==> flow/design.v <==
module single_port_mem
  #(
    parameter WIDTH = 8,
    parameter DEPTH = 64,
    parameter FILE = "",
    parameter INIT = 0
  )
  (
    input wire                     clock,
    input wire [WIDTH-1:0]         data,
    input wire [( 
  (DEPTH <= 2) ? 1 : 
  (DEPTH <= 4) ? 2 : 
  (DEPTH <= 8) ? 3 : 
  (DEPTH <= 16) ? 4 : 
  (DEPTH <= 32) ? 5 : 
  (DEPTH <= 64) ? 6 : 
  (DEPTH <= 128) ? 7 : 
  (DEPTH <= 256) ? 8 : 
  (DEPTH <= 512) ? 9 : 
  (DEPTH <= 1024) ? 10 : 
  (DEPTH <= 2048) ? 11 : 
  (DEPTH <= 4096) ? 12 : 
  (DEPTH <= 8192) ? 13 : 
  (DEPTH <= 16384) ? 14 : 
  (DEPTH <= 32768) ? 15 : 
  (DEPTH <= 65536) ? 16 : 
  (DEPTH <= 131072) ? 17 : 
  (DEPTH <= 262144) ? 18 : 
  (DEPTH <= 524288) ? 19 : 
  (DEPTH <= 1048576) ? 20 : 
  (DEPTH <= 2097152) ? 21 : 
  (DEPTH <= 4194304) ? 22 : 
  (DEPTH <= 8388608) ? 23 : 
  (DEPTH <= 16777216) ? 24 : 
  (DEPTH <= 33554432) ? 25 : 
  (DEPTH <= 67108864) ? 26 : 
  (DEPTH <= 134217728) ? 27 : 
  (DEPTH <= 268435456) ? 28 : 
  (DEPTH <= 536870912) ? 29 : 
  (DEPTH <= 1073741824) ? 30 : 
  -1)-1:0] address,
    input wire                     wr_en,
    output reg [WIDTH-1:0]         q
  );
  reg [WIDTH-1:0] mem [DEPTH-1:0] ;
  always @(posedge clock)
    begin
      if (wr_en)
        begin
          mem[address] <= data;
          q <= data;
        end
      q <= mem[address];
    end
endmodule
module delay
#(
  parameter WIDTH = 1,
  parameter DELAY = 1
)
(
  input  wire clk,
  input  wire rst,
  input  wire [WIDTH-1:0] din,
  output wire [WIDTH-1:0] dout
);
reg [WIDTH-1:0] level_buf [1:DELAY+1];
wire [WIDTH-1:0] level [0:DELAY];
assign level[0] = din;
genvar i;
generate
  for (i=0; i < DELAY; i=i+1)
    begin : gen_delay
      always @(posedge clk)
      begin
        if (rst) begin
          level_buf[i+1] <= {WIDTH{1'b0}};
        end
        else begin
          level_buf[i+1] <= level[i];
        end
      end
      assign level[i+1] = level_buf[i+1];
    end
endgenerate
assign dout = level[DELAY];
endmodule
module unit_adder 
#(
  parameter RADIX = 32
  )
(
  input wire carry_in,  
  input wire [RADIX-1:0] din_a,
  input wire [RADIX-1:0] din_b,
  output wire [RADIX-1:0] dout,
  output wire carry_out  
	);
wire [RADIX:0] dout_full;
assign dout_full = din_a + din_b + carry_in;
assign dout = dout_full[RADIX-1:0];
assign carry_out = dout_full[RADIX];
endmodule
module fp_adder 
  #(
  parameter RADIX = 32,
  parameter DIGITS = 14
  )
(
  input wire start,  
  input wire rst,
  input wire clk,
  input wire digit_in_valid,  
  input wire carry_in,
  input wire [RADIX-1:0] digit_a,
  input wire [RADIX-1:0] digit_b,
  output reg digit_out_valid,
  output reg [RADIX-1:0] digit_res,
  output reg done,   
  output reg carry_out
	);
reg running;
reg [( 
  (DIGITS <= 2) ? 1 : 
  (DIGITS <= 4) ? 2 : 
  (DIGITS <= 8) ? 3 : 
  (DIGITS <= 16) ? 4 : 
  (DIGITS <= 32) ? 5 : 
  (DIGITS <= 64) ? 6 : 
  (DIGITS <= 128) ? 7 : 
  (DIGITS <= 256) ? 8 : 
  (DIGITS <= 512) ? 9 : 
  (DIGITS <= 1024) ? 10 : 
  (DIGITS <= 2048) ? 11 : 
  (DIGITS <= 4096) ? 12 : 
  (DIGITS <= 8192) ? 13 : 
  (DIGITS <= 16384) ? 14 : 
  (DIGITS <= 32768) ? 15 : 
  (DIGITS <= 65536) ? 16 : 
  (DIGITS <= 131072) ? 17 : 
  (DIGITS <= 262144) ? 18 : 
  (DIGITS <= 524288) ? 19 : 
  (DIGITS <= 1048576) ? 20 : 
  (DIGITS <= 2097152) ? 21 : 
  (DIGITS <= 4194304) ? 22 : 
  (DIGITS <= 8388608) ? 23 : 
  (DIGITS <= 16777216) ? 24 : 
  (DIGITS <= 33554432) ? 25 : 
  (DIGITS <= 67108864) ? 26 : 
  (DIGITS <= 134217728) ? 27 : 
  (DIGITS <= 268435456) ? 28 : 
  (DIGITS <= 536870912) ? 29 : 
  (DIGITS <= 1073741824) ? 30 : 
  -1)-1:0] counter;
wire [RADIX-1:0] adder_din_a;
wire [RADIX-1:0] adder_din_b;
wire [RADIX-1:0] adder_dout;
reg adder_carry_in;
wire adder_carry_out;
assign adder_din_a = digit_in_valid ? digit_a : {RADIX{1'b0}};
assign adder_din_b = digit_in_valid ? digit_b : {RADIX{1'b0}}; 
always @(posedge clk) begin
  if (rst) begin
    running <= 1'b0;
    adder_carry_in <= 1'b0;
    counter <= {( 
  (DIGITS <= 2) ? 1 : 
  (DIGITS <= 4) ? 2 : 
  (DIGITS <= 8) ? 3 : 
  (DIGITS <= 16) ? 4 : 
  (DIGITS <= 32) ? 5 : 
  (DIGITS <= 64) ? 6 : 
  (DIGITS <= 128) ? 7 : 
  (DIGITS <= 256) ? 8 : 
  (DIGITS <= 512) ? 9 : 
  (DIGITS <= 1024) ? 10 : 
  (DIGITS <= 2048) ? 11 : 
  (DIGITS <= 4096) ? 12 : 
  (DIGITS <= 8192) ? 13 : 
  (DIGITS <= 16384) ? 14 : 
  (DIGITS <= 32768) ? 15 : 
  (DIGITS <= 65536) ? 16 : 
  (DIGITS <= 131072) ? 17 : 
  (DIGITS <= 262144) ? 18 : 
  (DIGITS <= 524288) ? 19 : 
  (DIGITS <= 1048576) ? 20 : 
  (DIGITS <= 2097152) ? 21 : 
  (DIGITS <= 4194304) ? 22 : 
  (DIGITS <= 8388608) ? 23 : 
  (DIGITS <= 16777216) ? 24 : 
  (DIGITS <= 33554432) ? 25 : 
  (DIGITS <= 67108864) ? 26 : 
  (DIGITS <= 134217728) ? 27 : 
  (DIGITS <= 268435456) ? 28 : 
  (DIGITS <= 536870912) ? 29 : 
  (DIGITS <= 1073741824) ? 30 : 
  -1){1'b0}};
    digit_out_valid <= 1'b0;
    done <= 1'b0;
    carry_out <= 1'b0;
    digit_res <= {DIGITS{1'b0}};
  end 
  else begin
    running <= done ? 1'b0 :
               start ? 1'b1 :
               running;
    adder_carry_in <= start ? carry_in :
                      digit_in_valid ?  adder_carry_out :
                      adder_carry_in;
    counter <= done ? {( 
  (DIGITS <= 2) ? 1 : 
  (DIGITS <= 4) ? 2 : 
  (DIGITS <= 8) ? 3 : 
  (DIGITS <= 16) ? 4 : 
  (DIGITS <= 32) ? 5 : 
  (DIGITS <= 64) ? 6 : 
  (DIGITS <= 128) ? 7 : 
  (DIGITS <= 256) ? 8 : 
  (DIGITS <= 512) ? 9 : 
  (DIGITS <= 1024) ? 10 : 
  (DIGITS <= 2048) ? 11 : 
  (DIGITS <= 4096) ? 12 : 
  (DIGITS <= 8192) ? 13 : 
  (DIGITS <= 16384) ? 14 : 
  (DIGITS <= 32768) ? 15 : 
  (DIGITS <= 65536) ? 16 : 
  (DIGITS <= 131072) ? 17 : 
  (DIGITS <= 262144) ? 18 : 
  (DIGITS <= 524288) ? 19 : 
  (DIGITS <= 1048576) ? 20 : 
  (DIGITS <= 2097152) ? 21 : 
  (DIGITS <= 4194304) ? 22 : 
  (DIGITS <= 8388608) ? 23 : 
  (DIGITS <= 16777216) ? 24 : 
  (DIGITS <= 33554432) ? 25 : 
  (DIGITS <= 67108864) ? 26 : 
  (DIGITS <= 134217728) ? 27 : 
  (DIGITS <= 268435456) ? 28 : 
  (DIGITS <= 536870912) ? 29 : 
  (DIGITS <= 1073741824) ? 30 : 
  -1){1'b0}} :
               running & digit_in_valid ? counter + 1 :
               counter;
    digit_out_valid <= digit_in_valid;
    digit_res <= digit_in_valid ? adder_dout : digit_res;
    done <= digit_in_valid & (counter == (DIGITS-1));
    carry_out <= digit_in_valid & (counter == (DIGITS-1)) ? adder_carry_out : carry_out;
  end
end
unit_adder #(.RADIX(RADIX)) unit_adder_inst (
  .din_a(adder_din_a),
  .din_b(adder_din_b),
  .carry_in(adder_carry_in),
  .carry_out(adder_carry_out),
  .dout(adder_dout)
  );
endmodule
module serial_comparator 
#(
  parameter RADIX = 32,
  parameter DIGITS = 14
  )
(
  input wire start,
  input wire rst,
  input wire clk,
  input wire digit_valid,
  input wire [RADIX-1:0] digit_a, 
  input wire [RADIX-1:0] digit_b, 
  output reg a_bigger_than_b,
  output reg done
);
reg comp_array [DIGITS-1:0];
reg [( 
  (DIGITS <= 2) ? 1 : 
  (DIGITS <= 4) ? 2 : 
  (DIGITS <= 8) ? 3 : 
  (DIGITS <= 16) ? 4 : 
  (DIGITS <= 32) ? 5 : 
  (DIGITS <= 64) ? 6 : 
  (DIGITS <= 128) ? 7 : 
  (DIGITS <= 256) ? 8 : 
  (DIGITS <= 512) ? 9 : 
  (DIGITS <= 1024) ? 10 : 
  (DIGITS <= 2048) ? 11 : 
  (DIGITS <= 4096) ? 12 : 
  (DIGITS <= 8192) ? 13 : 
  (DIGITS <= 16384) ? 14 : 
  (DIGITS <= 32768) ? 15 : 
  (DIGITS <= 65536) ? 16 : 
  (DIGITS <= 131072) ? 17 : 
  (DIGITS <= 262144) ? 18 : 
  (DIGITS <= 524288) ? 19 : 
  (DIGITS <= 1048576) ? 20 : 
  (DIGITS <= 2097152) ? 21 : 
  (DIGITS <= 4194304) ? 22 : 
  (DIGITS <= 8388608) ? 23 : 
  (DIGITS <= 16777216) ? 24 : 
  (DIGITS <= 33554432) ? 25 : 
  (DIGITS <= 67108864) ? 26 : 
  (DIGITS <= 134217728) ? 27 : 
  (DIGITS <= 268435456) ? 28 : 
  (DIGITS <= 536870912) ? 29 : 
  (DIGITS <= 1073741824) ? 30 : 
  -1)-1:0] counter;
reg running;
reg done_buf;
wire digit_a_bigger_than_b;
wire digit_a_equal_to_b;
assign digit_a_bigger_than_b = digit_valid & (digit_a > digit_b);
assign digit_a_equal_to_b = digit_valid & (digit_a == digit_b); 
always @(posedge clk) begin
  if (rst) begin
    comp_array[0] <= 1'b0;
    comp_array[1] <= 1'b0;
    comp_array[2] <= 1'b0;
    comp_array[3] <= 1'b0;
    comp_array[4] <= 1'b0;
    comp_array[5] <= 1'b0;
    comp_array[6] <= 1'b0;
    comp_array[7] <= 1'b0;
    comp_array[8] <= 1'b0;
    comp_array[9] <= 1'b0;
    comp_array[10] <= 1'b0;
    comp_array[11] <= 1'b0;
    comp_array[12] <= 1'b0;
    comp_array[13] <= 1'b0;
  end
  else begin
    comp_array[0] <= digit_valid & (counter == 0) ? digit_a_bigger_than_b :
                     digit_valid ? comp_array[0] & digit_a_equal_to_b :
                     comp_array[0];
    comp_array[1] <= digit_valid & (counter == 1) ? digit_a_bigger_than_b :
                     digit_valid ? comp_array[1] & digit_a_equal_to_b :
                     comp_array[1];
    comp_array[2] <= digit_valid & (counter == 2) ? digit_a_bigger_than_b :
                     digit_valid ? comp_array[2] & digit_a_equal_to_b :
                     comp_array[2];
    comp_array[3] <= digit_valid & (counter == 3) ? digit_a_bigger_than_b :
                     digit_valid ? comp_array[3] & digit_a_equal_to_b :
                     comp_array[3];
    comp_array[4] <= digit_valid & (counter == 4) ? digit_a_bigger_than_b :
                     digit_valid ? comp_array[4] & digit_a_equal_to_b :
                     comp_array[4];
    comp_array[5] <= digit_valid & (counter == 5) ? digit_a_bigger_than_b :
                     digit_valid ? comp_array[5] & digit_a_equal_to_b :
                     comp_array[5];
    comp_array[6] <= digit_valid & (counter == 6) ? digit_a_bigger_than_b :
                     digit_valid ? comp_array[6] & digit_a_equal_to_b :
                     comp_array[6];
    comp_array[7] <= digit_valid & (counter == 7) ? digit_a_bigger_than_b :
                     digit_valid ? comp_array[7] & digit_a_equal_to_b :
                     comp_array[7];
    comp_array[8] <= digit_valid & (counter == 8) ? digit_a_bigger_than_b :
                     digit_valid ? comp_array[8] & digit_a_equal_to_b :
                     comp_array[8];
    comp_array[9] <= digit_valid & (counter == 9) ? digit_a_bigger_than_b :
                     digit_valid ? comp_array[9] & digit_a_equal_to_b :
                     comp_array[9];
    comp_array[10] <= digit_valid & (counter == 10) ? digit_a_bigger_than_b :
                     digit_valid ? comp_array[10] & digit_a_equal_to_b :
                     comp_array[10];
    comp_array[11] <= digit_valid & (counter == 11) ? digit_a_bigger_than_b :
                     digit_valid ? comp_array[11] & digit_a_equal_to_b :
                     comp_array[11];
    comp_array[12] <= digit_valid & (counter == 12) ? digit_a_bigger_than_b :
                     digit_valid ? comp_array[12] & digit_a_equal_to_b :
                     comp_array[12];
    comp_array[13] <= digit_valid & (counter == 13) ? digit_a_bigger_than_b : comp_array[13];
  end
end
always @(posedge clk) begin
  if (rst) begin
    running <= 1'b0;
    done_buf <= 1'b0;
    done <= 1'b0;
    a_bigger_than_b <= 1'b0;
    counter <= {( 
  (DIGITS <= 2) ? 1 : 
  (DIGITS <= 4) ? 2 : 
  (DIGITS <= 8) ? 3 : 
  (DIGITS <= 16) ? 4 : 
  (DIGITS <= 32) ? 5 : 
  (DIGITS <= 64) ? 6 : 
  (DIGITS <= 128) ? 7 : 
  (DIGITS <= 256) ? 8 : 
  (DIGITS <= 512) ? 9 : 
  (DIGITS <= 1024) ? 10 : 
  (DIGITS <= 2048) ? 11 : 
  (DIGITS <= 4096) ? 12 : 
  (DIGITS <= 8192) ? 13 : 
  (DIGITS <= 16384) ? 14 : 
  (DIGITS <= 32768) ? 15 : 
  (DIGITS <= 65536) ? 16 : 
  (DIGITS <= 131072) ? 17 : 
  (DIGITS <= 262144) ? 18 : 
  (DIGITS <= 524288) ? 19 : 
  (DIGITS <= 1048576) ? 20 : 
  (DIGITS <= 2097152) ? 21 : 
  (DIGITS <= 4194304) ? 22 : 
  (DIGITS <= 8388608) ? 23 : 
  (DIGITS <= 16777216) ? 24 : 
  (DIGITS <= 33554432) ? 25 : 
  (DIGITS <= 67108864) ? 26 : 
  (DIGITS <= 134217728) ? 27 : 
  (DIGITS <= 268435456) ? 28 : 
  (DIGITS <= 536870912) ? 29 : 
  (DIGITS <= 1073741824) ? 30 : 
  -1){1'b0}};
  end 
  else begin
    running <= done ? 1'b0 :
               start ? 1'b1 :
               running;
    counter <= done ? {( 
  (DIGITS <= 2) ? 1 : 
  (DIGITS <= 4) ? 2 : 
  (DIGITS <= 8) ? 3 : 
  (DIGITS <= 16) ? 4 : 
  (DIGITS <= 32) ? 5 : 
  (DIGITS <= 64) ? 6 : 
  (DIGITS <= 128) ? 7 : 
  (DIGITS <= 256) ? 8 : 
  (DIGITS <= 512) ? 9 : 
  (DIGITS <= 1024) ? 10 : 
  (DIGITS <= 2048) ? 11 : 
  (DIGITS <= 4096) ? 12 : 
  (DIGITS <= 8192) ? 13 : 
  (DIGITS <= 16384) ? 14 : 
  (DIGITS <= 32768) ? 15 : 
  (DIGITS <= 65536) ? 16 : 
  (DIGITS <= 131072) ? 17 : 
  (DIGITS <= 262144) ? 18 : 
  (DIGITS <= 524288) ? 19 : 
  (DIGITS <= 1048576) ? 20 : 
  (DIGITS <= 2097152) ? 21 : 
  (DIGITS <= 4194304) ? 22 : 
  (DIGITS <= 8388608) ? 23 : 
  (DIGITS <= 16777216) ? 24 : 
  (DIGITS <= 33554432) ? 25 : 
  (DIGITS <= 67108864) ? 26 : 
  (DIGITS <= 134217728) ? 27 : 
  (DIGITS <= 268435456) ? 28 : 
  (DIGITS <= 536870912) ? 29 : 
  (DIGITS <= 1073741824) ? 30 : 
  -1){1'b0}} :
               (start | running) & digit_valid ? counter + 1 :
               counter;
    done_buf <= digit_valid & (counter == (DIGITS-1)) ? 1'b1 : 1'b0;
    done <= done_buf;
    a_bigger_than_b <= comp_array[0] | comp_array[1] | comp_array[2] | comp_array[3] | comp_array[4] | comp_array[5] | comp_array[6] | comp_array[7] | comp_array[8] | comp_array[9] | comp_array[10] | comp_array[11] | comp_array[12] | comp_array[13];
  end
end
wire comp_array_0;
wire comp_array_1;
wire comp_array_2;
wire comp_array_3;
wire comp_array_4;
wire comp_array_5;
wire comp_array_6;
wire comp_array_7;
wire comp_array_8;
wire comp_array_9;
wire comp_array_10;
wire comp_array_11;
wire comp_array_12;
wire comp_array_13;
assign comp_array_0 = comp_array[0];
assign comp_array_1 = comp_array[1];
assign comp_array_2 = comp_array[2];
assign comp_array_3 = comp_array[3];
assign comp_array_4 = comp_array[4];
assign comp_array_5 = comp_array[5];
assign comp_array_6 = comp_array[6];
assign comp_array_7 = comp_array[7];
assign comp_array_8 = comp_array[8];
assign comp_array_9 = comp_array[9];
assign comp_array_10 = comp_array[10];
assign comp_array_11 = comp_array[11];
assign comp_array_12 = comp_array[12];
assign comp_array_13 = comp_array[13];
endmodule
module fp2_sub_add_correction
#(
  parameter RADIX = 32,
  parameter DIGITS = 14,
  parameter DIGITS_LOG = ( 
  (DIGITS <= 2) ? 1 : 
  (DIGITS <= 4) ? 2 : 
  (DIGITS <= 8) ? 3 : 
  (DIGITS <= 16) ? 4 : 
  (DIGITS <= 32) ? 5 : 
  (DIGITS <= 64) ? 6 : 
  (DIGITS <= 128) ? 7 : 
  (DIGITS <= 256) ? 8 : 
  (DIGITS <= 512) ? 9 : 
  (DIGITS <= 1024) ? 10 : 
  (DIGITS <= 2048) ? 11 : 
  (DIGITS <= 4096) ? 12 : 
  (DIGITS <= 8192) ? 13 : 
  (DIGITS <= 16384) ? 14 : 
  (DIGITS <= 32768) ? 15 : 
  (DIGITS <= 65536) ? 16 : 
  (DIGITS <= 131072) ? 17 : 
  (DIGITS <= 262144) ? 18 : 
  (DIGITS <= 524288) ? 19 : 
  (DIGITS <= 1048576) ? 20 : 
  (DIGITS <= 2097152) ? 21 : 
  (DIGITS <= 4194304) ? 22 : 
  (DIGITS <= 8388608) ? 23 : 
  (DIGITS <= 16777216) ? 24 : 
  (DIGITS <= 33554432) ? 25 : 
  (DIGITS <= 67108864) ? 26 : 
  (DIGITS <= 134217728) ? 27 : 
  (DIGITS <= 268435456) ? 28 : 
  (DIGITS <= 536870912) ? 29 : 
  (DIGITS <= 1073741824) ? 30 : 
  -1), 
  parameter FILE_CONST_PX2 = "px2.mem",
  parameter FILE_CONST_PX4 = "px4.mem"
)
(
  input wire start,
  input wire rst,
  input wire clk,
  input wire [2:0] cmd,  
  input wire extension_field_op,  
  output wire mem_a_0_rd_en,
  output wire [DIGITS_LOG-1:0] mem_a_0_rd_addr,
  input  wire [RADIX-1:0] mem_a_0_dout,
  output wire mem_a_1_rd_en,
  output wire [DIGITS_LOG-1:0] mem_a_1_rd_addr,
  input  wire [RADIX-1:0] mem_a_1_dout,
  output wire mem_b_0_rd_en,
  output wire [DIGITS_LOG-1:0] mem_b_0_rd_addr,
  input  wire [RADIX-1:0] mem_b_0_dout,
  output wire mem_b_1_rd_en,
  output wire [DIGITS_LOG-1:0] mem_b_1_rd_addr,
  input  wire [RADIX-1:0] mem_b_1_dout,
  output wire px2_mem_rd_en,
  output wire [DIGITS_LOG-1:0] px2_mem_rd_addr,
  input  wire [RADIX-1:0] px2_mem_dout,
  output wire px4_mem_rd_en,
  output wire [DIGITS_LOG-1:0] px4_mem_rd_addr,
  input  wire [RADIX-1:0] px4_mem_dout,
  input wire mem_c_0_rd_en,
  input wire [DIGITS_LOG-1:0] mem_c_0_rd_addr,
  output  wire [RADIX-1:0] mem_c_0_dout,
  input wire mem_c_1_rd_en,
  input wire [DIGITS_LOG-1:0] mem_c_1_rd_addr,
  output  wire [RADIX-1:0] mem_c_1_dout,
  output reg busy,
  output reg done
);
wire left_adder_start;
wire left_adder_digit_in_valid;
wire left_adder_carry_in;
wire [RADIX-1:0] left_adder_digit_a;
wire [RADIX-1:0] left_adder_digit_b;
wire left_adder_digit_out_valid;
wire [RADIX-1:0] left_adder_digit_res;
wire left_adder_done;
wire left_adder_carry_out;
wire right_adder_start;
wire right_adder_digit_in_valid;
wire right_adder_carry_in;
wire [RADIX-1:0] right_adder_digit_a;
wire [RADIX-1:0] right_adder_digit_b;
wire right_adder_digit_out_valid;
wire [RADIX-1:0] right_adder_digit_res;
wire right_adder_done;
wire right_adder_carry_out;
reg left_comparator_start;
reg left_comparator_digit_valid;
wire [RADIX-1:0] left_comparator_digit_a;
wire [RADIX-1:0] left_comparator_digit_b;
wire left_comparator_a_bigger_than_b;
wire left_comparator_done;
wire right_comparator_start;
wire right_comparator_digit_valid;
wire [RADIX-1:0] right_comparator_digit_a;
wire [RADIX-1:0] right_comparator_digit_b;
wire right_comparator_a_bigger_than_b;
wire right_comparator_done;
wire mem_c_0_add_0_wr_en;
wire [DIGITS_LOG-1:0] mem_c_0_add_0_wr_addr;
wire [DIGITS_LOG-1:0] mem_c_0_wr_addr;
wire [RADIX-1:0] mem_c_0_add_0_din;
wire mem_c_0_add_0_rd_en;
wire [DIGITS_LOG-1:0] mem_c_0_add_0_rd_addr;
wire [RADIX-1:0] mem_c_0_add_0_dout;
wire mem_c_0_add_1_wr_en;
wire [DIGITS_LOG-1:0] mem_c_0_add_1_wr_addr;
wire [RADIX-1:0] mem_c_0_add_1_din; 
wire [RADIX-1:0] mem_c_0_add_1_dout; 
wire mem_c_1_add_0_wr_en;
wire [DIGITS_LOG-1:0] mem_c_1_add_0_wr_addr;
wire [RADIX-1:0] mem_c_1_add_0_din;
wire mem_c_1_add_0_rd_en;
wire [DIGITS_LOG-1:0] mem_c_1_add_0_rd_addr;
wire [RADIX-1:0] mem_c_1_add_0_dout;
wire mem_c_1_add_1_wr_en;
wire [DIGITS_LOG-1:0] mem_c_1_add_1_wr_addr;
wire [RADIX-1:0] mem_c_1_add_1_din; 
wire [RADIX-1:0] mem_c_1_add_1_dout; 
reg [DIGITS_LOG-1:0] rd_counter;
reg [DIGITS_LOG-1:0] rd_counter_buf;
reg add_0_running_pre;
reg add_0_running;
reg left_fpadd_correction_needed;
reg left_fpsub_correction_needed;
reg right_fpadd_correction_needed;
reg right_fpsub_correction_needed;
reg add_1_running_pre;
reg add_1_running;
reg add_counter;
wire comparator_enabled;
wire adder_1_start;
wire init_carry_in;
assign mem_c_0_dout = (cmd == 3'd3) ? mem_c_0_add_0_dout : mem_c_0_add_1_dout;
assign mem_c_1_dout = (cmd == 3'd3) ? mem_c_1_add_0_dout : mem_c_1_add_1_dout;
assign init_carry_in = (start & ((cmd == 3'd2) || (cmd == 3'd4) || (cmd == 3'd5)));
assign left_adder_start = start | adder_1_start;
assign left_adder_carry_in =  init_carry_in || (adder_1_start & left_fpadd_correction_needed);
assign left_adder_digit_in_valid = add_0_running | add_1_running;
assign left_adder_digit_a = add_0_running ? mem_a_0_dout :
                            add_1_running ? mem_c_0_add_0_dout :
                            {RADIX{1'b0}}; 
assign left_adder_digit_b = add_0_running & ((cmd == 3'd1) || (cmd == 3'd3)) ? mem_b_0_dout :
                            add_0_running ? ~(mem_b_0_dout) :
                            add_1_running & (cmd == 3'd1) & left_fpadd_correction_needed ? ~(px2_mem_dout) :
                            add_1_running & (((cmd == 3'd2) & left_fpsub_correction_needed) || (cmd == 3'd4)) ? px2_mem_dout :
                            add_1_running & (cmd == 3'd5)? px4_mem_dout :
                            {RADIX{1'b0}};
assign right_adder_start = left_adder_start & extension_field_op;
assign right_adder_carry_in = init_carry_in || ((cmd == 3'd1) & right_fpadd_correction_needed);
assign right_adder_digit_in_valid = left_adder_digit_in_valid & extension_field_op;
assign right_adder_digit_a = add_0_running & extension_field_op ? mem_a_1_dout :
                             add_1_running & extension_field_op ? mem_c_1_add_0_dout :
                            {RADIX{1'b0}}; 
assign right_adder_digit_b = add_0_running & extension_field_op & ((cmd == 3'd1) || (cmd == 3'd3)) ? mem_b_1_dout :
                             add_0_running & extension_field_op ? ~(mem_b_1_dout) :
                             add_1_running & extension_field_op & (cmd == 3'd1) & right_fpadd_correction_needed ? ~(px2_mem_dout) :
                             add_1_running & extension_field_op & (((cmd == 3'd2) & right_fpsub_correction_needed) || (cmd == 3'd4)) ? px2_mem_dout :
                             add_1_running & extension_field_op & (cmd == 3'd5)? px4_mem_dout :
                             {RADIX{1'b0}};
assign mem_a_0_rd_en = add_0_running_pre;
assign mem_a_0_rd_addr = mem_a_0_rd_en ? rd_counter : {DIGITS_LOG{1'b0}};
assign mem_b_0_rd_en = mem_a_0_rd_en;
assign mem_b_0_rd_addr = mem_a_0_rd_addr;
assign mem_c_0_add_0_wr_en = left_adder_digit_out_valid & (add_counter == 1'b0);
assign mem_c_0_add_0_wr_addr = (add_counter == 1'b0) ? mem_c_0_wr_addr : {DIGITS_LOG{1'b0}};
assign mem_c_0_add_0_din = (add_counter == 1'b0) ? left_adder_digit_res : {RADIX{1'b0}};
assign mem_c_0_add_0_rd_en = add_1_running_pre;
assign mem_c_0_add_0_rd_addr = (add_counter == 1'b1) ? rd_counter : {DIGITS_LOG{1'b0}};
assign mem_c_0_add_1_wr_en = left_adder_digit_out_valid & (add_counter == 1'b1);
assign mem_c_0_add_1_wr_addr = (add_counter == 1'b1) ? mem_c_0_wr_addr : {DIGITS_LOG{1'b0}};
assign mem_c_0_add_1_din = (add_counter == 1'b1) ? left_adder_digit_res : {RADIX{1'b0}};
assign mem_a_1_rd_addr = mem_a_0_rd_addr;
assign mem_a_1_rd_en = mem_a_0_rd_en;
assign mem_b_1_rd_addr = mem_b_0_rd_addr;
assign mem_b_1_rd_en = mem_b_0_rd_en;
assign mem_c_1_add_0_wr_en = extension_field_op & mem_c_0_add_0_wr_en;
assign mem_c_1_add_0_wr_addr = extension_field_op ? mem_c_0_add_0_wr_addr : {DIGITS_LOG{1'b0}};
assign mem_c_1_add_0_din = (add_counter == 1'b0) & extension_field_op ? right_adder_digit_res : {RADIX{1'b0}};
assign mem_c_1_add_0_rd_en = extension_field_op & add_1_running_pre;
assign mem_c_1_add_0_rd_addr = extension_field_op ? mem_c_0_add_0_rd_addr : {DIGITS_LOG{1'b0}};
assign mem_c_1_add_1_wr_en = extension_field_op & mem_c_0_add_1_wr_en;
assign mem_c_1_add_1_wr_addr = extension_field_op ? mem_c_0_add_1_wr_addr : {DIGITS_LOG{1'b0}};
assign mem_c_1_add_1_din = extension_field_op & (add_counter == 1'b1) ? right_adder_digit_res : {RADIX{1'b0}};
assign comparator_enabled = (add_counter == 1'b0) & (cmd == 3'd1);
assign left_comparator_digit_a = comparator_enabled ? left_adder_digit_res : {RADIX{1'b0}};
assign left_comparator_digit_b = comparator_enabled ? px2_mem_dout : {RADIX{1'b0}};
assign right_comparator_start = left_comparator_start & extension_field_op;
assign right_comparator_digit_valid = left_comparator_digit_valid & extension_field_op;
assign right_comparator_digit_a = comparator_enabled & extension_field_op ? right_adder_digit_res : {RADIX{1'b0}};
assign right_comparator_digit_b = extension_field_op ? left_comparator_digit_b : {RADIX{1'b0}};
assign px2_mem_rd_en = (cmd == 3'd1) || (((cmd == 3'd2) || (cmd == 3'd4)) & add_1_running_pre);
assign px2_mem_rd_addr = (add_1_running_pre & px2_mem_rd_en) ? rd_counter : 
                         px2_mem_rd_en ? rd_counter_buf :
                         {DIGITS_LOG{1'b0}};
assign px4_mem_rd_en = (cmd == 3'd5) & add_1_running_pre;
assign px4_mem_rd_addr = px4_mem_rd_en ? rd_counter : {DIGITS_LOG{1'b0}}; 
always @(posedge clk) begin
  if (rst) begin
    add_0_running_pre <= 1'b0;
    add_0_running <= 1'b0;
    add_1_running_pre <= 1'b0;
    add_1_running <= 1'b0;
    busy <= 1'b0;
    done <= 1'b0;
    add_counter <= 1'b0;  
    rd_counter <= {DIGITS_LOG{1'b0}};
    rd_counter_buf <= {DIGITS_LOG{1'b0}};
    left_comparator_start <= 1'b0;
    left_comparator_digit_valid <= 1'b0; 
    left_fpadd_correction_needed <= 1'b0;
    right_fpadd_correction_needed <= 1'b0;
    left_fpsub_correction_needed <= 1'b0; 
    right_fpsub_correction_needed <= 1'b0;  
  end 
  else begin
    add_0_running_pre <= start ? 1'b1 :
                         (rd_counter == (DIGITS-1)) ? 1'b0 :
                         add_0_running_pre;
    add_0_running <= add_0_running_pre;
    add_1_running_pre <= adder_1_start ? 1'b1 :  
                         (rd_counter == (DIGITS-1)) ? 1'b0 :
                         add_1_running_pre;
    add_1_running <= add_1_running_pre;
    add_counter <= start | done ? 1'b0 :
                   left_adder_done ? 1'b1 :
                   add_counter;
    busy <= start ? 1'b1 :
            done ? 1'b0 :
            busy;
    rd_counter <= start | adder_1_start ? {DIGITS_LOG{1'b0}} :  
                  busy & (rd_counter < (DIGITS-1)) ? rd_counter + 1 :
                  rd_counter;
    rd_counter_buf <= rd_counter;
    left_comparator_start <= left_adder_start & (add_counter == 1'b0) & (cmd == 3'd1);
    left_comparator_digit_valid <= (add_counter == 1'b0) & (cmd == 3'd1) ? left_adder_digit_in_valid : 1'b0; 
    left_fpadd_correction_needed <= start | done ? 1'b0 :
                                    (cmd == 3'd1) & left_comparator_a_bigger_than_b & left_comparator_done ? 1'b1 :
                                    left_fpadd_correction_needed;
    right_fpadd_correction_needed <= start | done ? 1'b0 :
                                    (cmd == 3'd1) & right_comparator_a_bigger_than_b & right_comparator_done ? 1'b1 :
                                    right_fpadd_correction_needed;
    left_fpsub_correction_needed <= start | done ? 1'b0 :
                                    (mem_c_0_add_0_wr_en & (mem_c_0_add_0_wr_addr == (DIGITS-1))) ? mem_c_0_add_0_din[RADIX-1] :
                                    left_fpsub_correction_needed;
    right_fpsub_correction_needed <= start | done ? 1'b0 :
                                    (mem_c_1_add_0_wr_en & (mem_c_1_add_0_wr_addr == (DIGITS-1))) ? mem_c_1_add_0_din[RADIX-1] :
                                    right_fpsub_correction_needed;
    done <= (cmd == 3'd3) ? mem_c_0_add_0_wr_en & (mem_c_0_wr_addr == (DIGITS-1)) :
            (add_counter == 1'b1) & mem_c_0_add_1_wr_en & (mem_c_0_wr_addr == (DIGITS-1));
  end
end
fp_adder #(.RADIX(RADIX), .DIGITS(DIGITS)) fp_left_adder_inst (
  .start(left_adder_start),
  .rst(rst),
  .clk(clk),
  .digit_in_valid(left_adder_digit_in_valid),
  .carry_in(left_adder_carry_in),
  .digit_a(left_adder_digit_a),
  .digit_b(left_adder_digit_b),
  .digit_out_valid(left_adder_digit_out_valid),
  .digit_res(left_adder_digit_res),
  .done(left_adder_done),
  .carry_out(left_adder_carry_out)
  );
fp_adder #(.RADIX(RADIX), .DIGITS(DIGITS)) fp_right_adder_inst (
  .start(right_adder_start),
  .rst(rst),
  .clk(clk),
  .digit_in_valid(right_adder_digit_in_valid),
  .carry_in(right_adder_carry_in),
  .digit_a(right_adder_digit_a),
  .digit_b(right_adder_digit_b),
  .digit_out_valid(right_adder_digit_out_valid),
  .digit_res(right_adder_digit_res),
  .done(right_adder_done),
  .carry_out(right_adder_carry_out)
  );
serial_comparator #(.RADIX(RADIX), .DIGITS(DIGITS)) left_serial_comparator_inst (
  .start(left_comparator_start),
  .rst(rst),
  .clk(clk),
  .digit_valid(left_comparator_digit_valid), 
  .digit_a(left_comparator_digit_a),
  .digit_b(left_comparator_digit_b), 
  .a_bigger_than_b(left_comparator_a_bigger_than_b),
  .done(left_comparator_done)
  );
serial_comparator #(.RADIX(RADIX), .DIGITS(DIGITS)) right_serial_comparator_inst (
  .start(right_comparator_start),
  .rst(rst),
  .clk(clk),
  .digit_valid(right_comparator_digit_valid), 
  .digit_a(right_comparator_digit_a),
  .digit_b(right_comparator_digit_b), 
  .a_bigger_than_b(right_comparator_a_bigger_than_b),
  .done(right_comparator_done)
  );
single_port_mem #(.WIDTH(RADIX), .DEPTH(DIGITS)) single_port_mem_inst_c_0_add_0 (  
  .clock(clk),
  .data(mem_c_0_add_0_din),
  .address(mem_c_0_add_0_wr_en ? mem_c_0_add_0_wr_addr : (mem_c_0_add_0_rd_en ? mem_c_0_add_0_rd_addr : mem_c_0_rd_addr)),
  .wr_en(mem_c_0_add_0_wr_en),
  .q(mem_c_0_add_0_dout)
  );
single_port_mem #(.WIDTH(RADIX), .DEPTH(DIGITS)) single_port_mem_inst_c_0_add_1 (  
  .clock(clk),
  .data(mem_c_0_add_1_din),
  .address(mem_c_0_add_1_wr_en ? mem_c_0_add_1_wr_addr : mem_c_0_rd_addr),
  .wr_en(mem_c_0_add_1_wr_en),
  .q(mem_c_0_add_1_dout)
  );
single_port_mem #(.WIDTH(RADIX), .DEPTH(DIGITS)) single_port_mem_inst_c_1_add_0 (  
  .clock(clk),
  .data(mem_c_1_add_0_din),
  .address(mem_c_1_add_0_wr_en ? mem_c_1_add_0_wr_addr : (mem_c_1_add_0_rd_en ? mem_c_1_add_0_rd_addr : mem_c_1_rd_addr)),
  .wr_en(mem_c_1_add_0_wr_en),
  .q(mem_c_1_add_0_dout)
  );
single_port_mem #(.WIDTH(RADIX), .DEPTH(DIGITS)) single_port_mem_inst_c_1_add_1 (  
  .clock(clk),
  .data(mem_c_1_add_1_din),
  .address(mem_c_1_add_1_wr_en ? mem_c_1_add_1_wr_addr : mem_c_1_rd_addr),
  .wr_en(mem_c_1_add_1_wr_en),
  .q(mem_c_1_add_1_dout)
  );
delay #(.WIDTH(1), .DELAY(3)) delay_inst_adder_1_start (
  .clk(clk),
  .rst(rst),
  .din(left_adder_done & (add_counter == 1'b0) & (cmd != 3'd3)),
  .dout(adder_1_start)
  );
delay #(.WIDTH(DIGITS_LOG), .DELAY(1)) delay_inst_mem_c_0_wr_addr (
  .clk(clk),
  .rst(rst),
  .din(rd_counter_buf),
  .dout(mem_c_0_wr_addr)
  );
endmodule
* Step by step through the tools: fp2_sub_add_correction
Tool output for the design above, in the order of the flow. Lines are those of the file above, counted from 1. Operators carry their Yosys type and port widths (W data, S select, Z words). Library cell names are shortened. A cell with -- has no value.
Inputs: design top fp2_sub_add_correction, clock input clk, library sky130hd, timing corner tt_025C_1v80

* Word-level counts
Yosys after proc, flatten, opt, wreduce and memory -nomap, before mapping. Print and check cells are not counted. Equal cells are merged and count once. Memory sizes are those after Yosys's memory passes, which may raise the word count (mostly to a power of two), join words into wider ones and drop unused or constant bits.
Storage and ports: input bits 209, output and inout bits 96, bits in latches 0, RAM bits 1792, clocked read ports x word width 128, bits in read-only memories 0, elaborated cells 431, register bits after elaboration 145, memory cells 4
Memory list:
- single_port_mem_inst_c_0_add_0.mem | depth 14, width 32, read ports 1, write ports 1, line 46 | reg [WIDTH-1:0] mem [DEPTH-1:0] ;
- single_port_mem_inst_c_0_add_1.mem | depth 14, width 32, read ports 1, write ports 1, line 46
- single_port_mem_inst_c_1_add_0.mem | depth 14, width 32, read ports 1, write ports 1, line 46
- single_port_mem_inst_c_1_add_1.mem | depth 14, width 32, read ports 1, write ports 1, line 46
Operators by class: reduce/logical cells 47, multipliers 0, bitwise gates (word level) 145, mux-type cells 120, equality and inequality tests 39, divide/modulo/power cells 0, order comparisons 3, shift-type cells 0, $add $sub $neg 8
Operator list (count):
- $mux W32 | 32
- $and A1 B1 Y1 | 109
- $not A32 Y32 | 3
- $mux W4 | 20
- $eq A4 B4 Y1 const B | 17
- $mux W1 | 68
- $add A32 B32 Y33 | 2
- $add A33 B1 Y33 | 2
- $gt A32 B32 Y1 | 2
- $eq A32 B32 Y1 | 2
- $reduce_bool A2 Y1 | 31
- $eq A4 B3 Y1 const B | 8
- $or A1 B1 Y1 | 31
- $add A4 B1 Y4 const B | 4
- $eq A4 B2 Y1 const B | 4
- $reduce_or A2 Y1 | 6
- $logic_or A1 B1 Y1 | 8
- $eq A4 B1 Y1 const B | 2
- $logic_not A4 Y1 | 2
- $eq A3 B2 Y1 const B | 2
- $eq A3 B3 Y1 const B | 2
- $lt A4 B4 Y1 const B | 1
- $eq A3 B1 Y1 const B | 1
- $ne A3 B2 Y1 const B | 1
- $not A1 Y1 | 2

* Longest topological paths
Yosys ltp: most cells in a row. Word level: on the elaborated netlist, between registers, memories and ports. Mapped: between sequential cells and ports; inverters and the memories' decode and read muxes count.
Depth: depth after elaboration 13, ABC_AREA 1, mapped depth 26

* Mapped cells and area
Source: synth_stat.txt of the flow (Yosys; design flattened, memories mapped). It holds for the ABC_AREA given above (unset counts as 0); a run with the other value may have another netlist. Totals and module areas in this step are rounded.
Cell types:
- edfxtp_1 | count 1792, total area 5.38E+04 sq um
- nand2_1 | count 2290, total area 8.6E+03 sq um
- dfxtp_1 | count 273, total area 5.47E+03 sq um
- a22oi_1 | count 416, total area 3.12E+03 sq um
- nor2_1 | count 766, total area 2.88E+03 sq um
- inv_1 | count 589, total area 2210.87 sq um
- o21ai_0 | count 430, total area 2.15E+03 sq um
- nand3_1 | count 375, total area 1876.8 sq um
- ha_1 | count 139, total area 1.74E+03 sq um
- a21oi_1 | count 315, total area 1.58E+03 sq um
- clkbuf_1 | count 250, total area 938.4 sq um
- nand4_1 | count 128, total area 800.768 sq um
- buf_2 | count 115, total area 575.552 sq um
- nor3_1 | count 97, total area 485.466 sq um
- o31ai_1 | count 62, total area 465.446 sq um
- o22a_1 | count 31, total area 271.51 sq um
- or2_2 | count 39, total area 243.984 sq um
- buf_4 | count 32, total area 240.23 sq um
Other cell types: 30; their cells: 172.
Mapped netlist: flip-flop cells 2065, sequential area 0.059 sq mm, synthesis area 0.089 sq mm, cell count 8311, buffer cells 417

* Path before layout
OpenSTA on the mapped netlist: ideal clock, no wires. The path of least setup slack (recovery checks aside). Input and output delay are each 20% of the period. Register names are those of the netlist, which keeps one name where synthesis merged equal registers.
Path post-synthesis: path type input port to flip-flop, start input port extension_field_op, end memory single_port_mem_inst_c_1_add_0.mem[11][0], period 5.0 ns, path delay 3.891 ns, slack 0.109 ns, stages on the path 11, arrival time 4.430 ns, input delay 1.000 ns, buffers on the path 2, data required time 4.539 ns, synthesis period reached 4.891 ns
"path delay" is the arrival time less input delay plus setup time. "stages on the path": output pins that drive a net of the path, with the launching flip-flop's if there is one; two outputs of one cell count as two. "synthesis period reached" is the clock period less the worst setup slack; recovery checks do not enter. This is arithmetic on one report: input and output delays are still those of the set period (20% each). The rows between start and end are the longest chain of elaborated cells between them; the timing report does not say that the signal goes this way. Where chains are equally long, one stands for them. Each line given opens the expression or statement behind the cell; cells for indexed reads and writes are added by Yosys, which also makes memories of some case tables. The path ends at the enable pin of a flip-flop; only ways to that pin are counted.
On the way, post-synthesis: cells stage by stage buf_4 > inv_2 > nor2_4 > inv_2 > o211ai_1 > o21ai_1 > inv_1 > nor2_1 > buf_2 > inv_2 > nor3_1, cells in the longest elaborated chain 4, elaborated cells on any way between the ends 8
Ends and longest elaborated chain, post-synthesis:
- start: declaration | line 528 | input wire extension_field_op,
- $mux W4 | line 668 | assign mem_c_1_add_0_rd_addr = extension_field_op ? mem_c_0_add_0_rd_addr : {DIGITS_LOG{1'b0}};
- $mux W4 (2 in a row) | line 803 | .address(mem_c_1_add_0_wr_en ? mem_c_1_add_0_wr_addr : (mem_c_1_add_0_rd_en ? mem_c_1_add_0_rd_addr : mem_c_1_ ...
- $mux W4 | line 49 | if (wr_en)
- end: declaration | line 46 | reg [WIDTH-1:0] mem [DEPTH-1:0] ;

* Path in the finished layout
From the final timing report of flow run A: the path of least setup slack in the routed layout; clock arrival at registers is part of the times.
Path post-layout: path type flip-flop to flip-flop, start register fp_left_adder_inst.digit_out_valid, end memory single_port_mem_inst_c_0_add_1.mem[10][19], period 4.64 ns, stages on the path 12, data required time 5.27 ns, arrival time 5.40 ns, buffers on the path 4, slack -0.13 ns
The rows between start and end are the longest chain of elaborated cells between them; the timing report does not say that the signal goes this way. Where chains are equally long, one stands for them. The path ends at the enable pin of a flip-flop; only ways to that pin are counted.
On the way, post-layout: cells stage by stage dfxtp_1 > nand2_2 > buf_2 > nor2_1 > a21oi_1 > inv_1 > nor2_1 > inv_1 > nor3_4 > buf_4 > buf_6 > buf_4, cells in the longest elaborated chain 3, elaborated cells on any way between the ends 4
Ends and longest elaborated chain, post-layout:
- start: declaration | line 118 | output reg digit_out_valid,
- start: assignment | line 199 | digit_out_valid <= 1'b0;
- start: assignment | line 245 | digit_out_valid <= digit_in_valid;
- $and A1 B1 Y1 | line 657 | assign mem_c_0_add_1_wr_en = left_adder_digit_out_valid & (add_counter == 1'b1);
- $mux W4 | line 796 | .address(mem_c_0_add_1_wr_en ? mem_c_0_add_1_wr_addr : mem_c_0_rd_addr),
- $mux W4 | line 49 | if (wr_en)
- end: declaration | line 46 | reg [WIDTH-1:0] mem [DEPTH-1:0] ;

--- measured runs ---
Flow measurements of fp2_sub_add_correction on sky130hd: 4 stored runs with different settings, listed in no order. Input and output delays are each 20% of the period that was set; the output load is 0.01 pF.
"period achieved" means the clock period less the worst setup slack. The figure is calculated, with input and output delays left at 20% of the set period.
"allowed time less slack (worst setup path)" means the part of the period allowed to the worst setup path (the constraints hold back 20% at inputs and 20% at outputs) less its slack; where the path has registers, the arrival times of their clocks count too.
"power" rests on the timing tool's default activity at the inputs, not on a simulated workload.
The measured numbers are rounded.

* Flow run A | settings: ABC_AREA 1; CAP_MARGIN 25; CELL_PAD_IN_SITES_DETAIL_PLACEMENT 1; CELL_PAD_IN_SITES_GLOBAL_PLACEMENT 3; CORE_UTILIZATION 41; CTS_CLUSTER_SIZE 22; GPL_ROUTABILITY_DRIVEN 1; GPL_TIMING_DRIVEN 0; HOLD_SLACK_MARGIN 0.15; MIN_ROUTING_LAYER met2; PLACE_DENSITY 0.85; period_ns 4.64; CORE_MARGIN 2; SLEW_MARGIN 20 | results: period achieved 4.765 ns; utilization 49 %; allowed time less slack (worst setup path) 4.77 ns; class of the worst setup path flip-flop to flip-flop; standard-cell area of the final layout 0.11 sq mm; full die area 0.22 sq mm; synthesized cell area 0.089 sq mm; power 0.042 W; worst setup slack after layout -0.13 ns; smallest hold slack 0.41 ns
* Flow run B | settings: ABC_AREA 1; CAP_MARGIN 0; CELL_PAD_IN_SITES_DETAIL_PLACEMENT 1; CORE_ASPECT_RATIO 1.15; CORE_MARGIN 10; CTS_CLUSTER_DIAMETER 169; CTS_CLUSTER_SIZE 99; HOLD_SLACK_MARGIN 0.12; MIN_ROUTING_LAYER met2; PLACE_DENSITY_LB_ADDON 0.23; SETUP_SLACK_MARGIN 1.47; SLEW_MARGIN 40; period_ns 5.0; CORE_UTILIZATION 40 | results: period achieved 3.664 ns; utilization 47 %; allowed time less slack (worst setup path) 1.66 ns; class of the worst setup path input port to output port; standard-cell area of the final layout 0.1 sq mm; full die area 0.24 sq mm; synthesized cell area 0.089 sq mm; power 0.029 W; worst setup slack after layout 1.3 ns; smallest hold slack 0.36 ns
* Flow run C | settings: ABC_AREA 1; CAP_MARGIN 30; CORE_UTILIZATION 41; CTS_CLUSTER_SIZE 25; GPL_ROUTABILITY_DRIVEN 1; HOLD_SLACK_MARGIN 0.15; PLACE_DENSITY 0.85; period_ns 5.93; CORE_MARGIN 2; SLEW_MARGIN 20 | results: period achieved 5.613 ns; utilization 47 %; allowed time less slack (worst setup path) 3.24 ns; class of the worst setup path input port to output port; standard-cell area of the final layout 0.1 sq mm; full die area 0.22 sq mm; synthesized cell area 0.089 sq mm; power 0.03 W; worst setup slack after layout 0.32 ns; smallest hold slack 0.41 ns
* Flow run D | settings: ABC_AREA 1; CAP_MARGIN 5; CORE_ASPECT_RATIO 0.85; CORE_UTILIZATION 49; CTS_CLUSTER_SIZE 55; GPL_ROUTABILITY_DRIVEN 1; GPL_TIMING_DRIVEN 1; PLACE_DENSITY_LB_ADDON 0.13; SLEW_MARGIN 0; TNS_END_PERCENT 30; period_ns 5.71; CORE_MARGIN 2 | results: period achieved 5.578 ns; utilization 57 %; allowed time less slack (worst setup path) 3.29 ns; class of the worst setup path input port to output port; standard-cell area of the final layout 0.1 sq mm; full die area 0.18 sq mm; synthesized cell area 0.089 sq mm; power 0.032 W; worst setup slack after layout 0.13 ns; smallest hold slack 0.40 ns
--- end ---
